==> flow/design.v <==
module branch_history_register #(parameter M = 4) (
    input logic clk,
    input logic reset,
    input logic branch_outcome,   
    output logic [M-1:0] bhr_out  
);
    always_ff @(posedge clk or posedge reset) begin
        if (reset) 
            bhr_out <= 0;  
        else 
            bhr_out <= {bhr_out[M-2:0], branch_outcome};  
    end
endmodule
module mnk_bit_predictor #(parameter K = 4,
                        parameter N = 2,
                        parameter M = 4
                        ) (
    input logic clk,
    input logic reset,
    input logic [K-1:0] index,
    input logic [M-1:0] bhr_in,
    input logic branch_outcome,        
    output logic prediction            
);
    logic [N-1:0] pht [((1<<K)*(1<<M))-1:0];  
    logic [K + M -1:0] new_index;
    assign new_index = {bhr_in,index};
    assign prediction = pht[new_index][N-1];
    always_ff @(posedge clk , posedge reset) begin
        if (reset) begin
            for (int i = 0; i < (1<<K)*(1<<M); i++)
                pht[i] <= 0;  
        end
        else begin
            if (branch_outcome) begin
                if (~(&pht[new_index]))
                    pht[new_index] <= pht[new_index] + 1;
            end
            else begin
                if (pht[new_index] > 0)
                    pht[new_index] <= pht[new_index] - 1;
            end
        end
    end
endmodule
module predictor_top #(parameter M = 3, parameter K = 4, parameter N = 3) (
    input logic clk,
    input logic reset,
    input logic [K-1:0] index,
    input logic branch_outcome,  
    output logic prediction,      
    output logic success
);
    logic [M-1:0] bhr_out;      
    branch_history_register #(M) bhr_inst (
        .clk(clk),
        .reset(reset),
        .branch_outcome(branch_outcome),
        .bhr_out(bhr_out)
    );
    mnk_bit_predictor #(K, N, M) pht_inst (
        .clk(clk),
        .reset(reset),
        .index(index),
        .bhr_in (bhr_out),
        .branch_outcome(branch_outcome),
        .prediction(prediction)
    );
    always_comb  begin
        if (prediction == branch_outcome)
        begin success = 1; end
        else begin
        success = 0;
        end
    end 
endmodule
# Step by step through the tools: predictor_top
# Tool output for the design above, in the order of the flow.
# Line numbers count from 1 in the design file above.
# Operators: Yosys type, input widths -> output width; for muxes data width and select width s.
# Library cell names are shortened.
# The mark n/a stands for no value.
# setup
top	predictor_top
clk_port	clk
library	sky130hd
lib_corner	tt_025C_1v80

# After elaboration
# Source: Yosys, flattened and elaborated. Widths are those after wreduce. Registers that Yosys merges into a memory's read port (data or address) are not register bits. Print and check cells do not count. Equal cells are merged and count once.
# bits
ff_bits	387
inputBits	7
out_inout_bits	2
elab_cells	1040
# op_classes
addsub	2
compare	1
eq_ne	129
n_mux	648
reduce_logical	131
# ops
operator	n
$mux 3	646
$eq 7x7->1 const B	64
$reduce_and 3->1	129
$pmux 3 s128	1
$eq 7x6->1 const B	32
$eq 7x5->1 const B	16
$eq 7x4->1 const B	8
$eq 7x3->1 const B	4
$eq 7x2->1 const B	2
$eq 7x1->1 const B	1
$logic_not 7->1	1
$add 3x1->3 const B	1
$sub 3x1->3 const B	1
$gt 3x1->1 const B	1
$ne 2x2->1 const B	1
$reduce_bool 2->1	1
$eq 1x1->1	1
$mux 1	1

# Logic depth
# Depth = most cells in a row (Yosys ltp): at word level without a register or memory, in the mapped netlist without a sequential cell, where the memories' decode and read muxes count.
# logic_depth
ltp_word	10
abc_area	0
depth_mapped	19
depth_no_buf	10

# After synthesis
# Yosys stat after the flow's synthesis: flattened, memories mapped to cells. It holds for the ABC_AREA given above (unset counts as 0); a run with the other value may have another netlist.
# mapped
stdcells	1795
yosys_area_um2	19510.0
ffs	387
buffers	181
# types
type	n	type_area_um2
dfrtp_1	387	9.68E+03
mux2_2	253	2.85E+03
o21ai_0	246	1.23E+03
nor2_1	133	499.229
a22oi_1	58	435.418
buf_2	67	335.322
nand3_1	67	335.322
clkbuf_1	85	319.056
mux2_4	16	240.23
a32oi_1	27	236.477
nand2_1	61	228.97
o211ai_1	28	210.202
and3b_1	19	166.41
o22ai_1	20	125.12
nor4bb_1	12	120.115
buf_6	10	112.608
nor2b_1	17	106.352
a21oi_1	21	105.101
# Not listed: further types 67, cells in them 268.
# By module: a second synthesis without flattening, with its own total; a netlist apart from the flattened one above.
# hier_totals
hier_cells	1616
area_unflattened_um2	19562.5
# Rows give one instance, submodules left out.
# by_module
module	instances	cells	mod_area_um2
mnk_bit_predictor	1	1611	19474.9
branch_history_register (M=3)	1	4	78.8
predictor_top	1	1	8.8

# Path before layout
# Path of least setup slack by OpenSTA after synthesis, without wires, with an ideal clock, recovery checks aside; 20% of the period is set as input and as output delay. Where synthesis merged equal registers, the netlist keeps one of their names.
# synth_timing
path_type	in2reg
startpoint	input index[3]
endpoint	register pht_inst.pht[56][2]
period_ps	6000
setup_time_ps	128
t_first_pin_ps	1200
t_arrival_ps	4614
slack_ps	1259
delay_ps	3542
path_stages	17
n_path_buf	8
period_less_setup_slack_ps	4741
# "delay_ps" is the arrival time less input delay plus setup time.
# "path_stages" counts driving pins, that of a launching flip-flop among them; a cell with two outputs on the path counts twice.
# "period_less_setup_slack_ps" = period - worst setup slack (recovery checks aside). The figure is calculated, with input and output delays left at 20% of the set period.
# Between the ends stands the longest chain of elaborated cells between them, by number of cells; it is not shown to be the way that was timed. Of several equally long chains one is given.
# A line is the first line of the expression or statement that the cell stems from. Yosys adds cells for indexed reads and writes and turns some case tables into memories.
# At most two assigning lines are given for a register; there are more.
# synth_between
path_cell_list	buf_6 -> buf_6 -> buf_2 -> buf_2 -> buf_1 -> mux2i_1 -> o32ai_1 -> a2111oi_0 -> nand4_1 -> nor4b_2 -> nor2_1 -> buf_2 -> fa_1 -> xor2_1 -> buf_2 -> buf_2 -> mux2_1
elab_chain_cells	10
cone_cells	147
cone_classes	add/sub (2); compare (1); eq/ne (128); mux (12); reduce/logical (4)
# synth_rtl
element	line	rtl
start: declaration	49	input logic [K-1:0] index,
$eq 7x7->1	40	if (pht[new_index] > 0)
$pmux 3 s128	40
$mux 3	35	if (branch_outcome) begin
$gt 3x1->1	40
$mux 3	40
$mux 3	35
$sub 3x1->3	41	pht[new_index] <= pht[new_index] - 1;
$mux 3	41
$mux 3	40
$mux 3	35
end: assignment	37	pht[new_index] <= pht[new_index] + 1;
end: assignment	41
end: declaration	25	logic [N-1:0] pht [((1<<K)*(1<<M))-1:0];

# Timing after layout
# Path of least setup slack in the final report of flow run A (OpenROAD, finished layout, wires in). Where an end is a register, its clock arrival counts in the times.
# The report prints the path's times to 10 ps; the period is as set.
# layout_timing
path_type	in2out
startpoint	input index[0]
endpoint	output prediction
period_ps	5860
t_first_pin_ps	1170
t_arrival_ps	4260
slack_ps	430
path_stages	11
n_path_buf	4
# Between the ends stands the longest chain of elaborated cells between them, by number of cells; it is not shown to be the way that was timed. Of several equally long chains one is given.
# layout_between
path_cell_list	buf_4 -> buf_4 -> nor3b_1 -> a32oi_1 -> a21oi_1 -> a221oi_1 -> nand4_1 -> nor4b_2 -> buf_4 -> nor2_1 -> clkdlybuf4s50_1
elab_chain_cells	2
cone_cells	129
cone_classes	eq/ne (127); mux (1); reduce/logical (1)
# layout_rtl
element	line	rtl
start: declaration	49	input logic [K-1:0] index,
$eq 7x7->1	28	assign prediction = pht[new_index][N-1];
$pmux 3 s128	28
end: declaration	51	output logic prediction,

# Record of 3 stored runs of the RTL-to-layout flow on predictor_top, platform sky130hd. The runs are unordered. Constraints: input delay and output delay 20% of the set period each, output load 0.01 pF.
# By "worst_setup_path_time_ps" is meant the share of the clock period that the worst setup path is allowed (20% is reserved at inputs, 20% at outputs), minus its slack. Clock arrival times at its registers enter into it.
# "totalPower_w" rests on the timing tool's default activity at the inputs, not on a simulated workload.
# "worst_setup_path_time_ps" is given in steps of 10 ps.
# Among the settings, n/a means not set for that run.
run	CORE_ASPECT_RATIO	CORE_MARGIN	CORE_UTILIZATION	CTS_CLUSTER_SIZE	GPL_ROUTABILITY_DRIVEN	MAX_ROUTING_LAYER	PLACE_DENSITY_LB_ADDON	SETUP_SLACK_MARGIN	SLEW_MARGIN	period_ns	CAP_MARGIN	ABC_AREA	CELL_PAD_IN_SITES_DETAIL_PLACEMENT	CELL_PAD_IN_SITES_GLOBAL_PLACEMENT	CTS_CLUSTER_DIAMETER	MIN_ROUTING_LAYER	TNS_END_PERCENT	PLACE_DENSITY	synthesis_area_um2	utilization_pct	die_footprint_um2	totalPower_w	worstSetupSlack_ps	setupTns_ps	worst_setup_path_time_ps	path_kind
flow run A	0.58	10	49	50	0	met4	0.24	0.38	20	5.86	20	n/a	n/a	n/a	n/a	n/a	n/a	n/a	19510.0	56.4	48495.8	0.008346	429	0	3090	in2out
flow run B	n/a	4	40	82	n/a	met4	0.11	n/a	20	6.0	20	1	1	1	80	met2	25	n/a	20440.9	44.9	54781.7	0.007209	218	0	3380	in2out
flow run C	n/a	2	40	n/a	n/a	n/a	n/a	n/a	20	3.77	20	n/a	n/a	n/a	n/a	n/a	n/a	0.6	19510.0	59.4	50557.5	0.01661	-644	-197227	4410	reg2reg
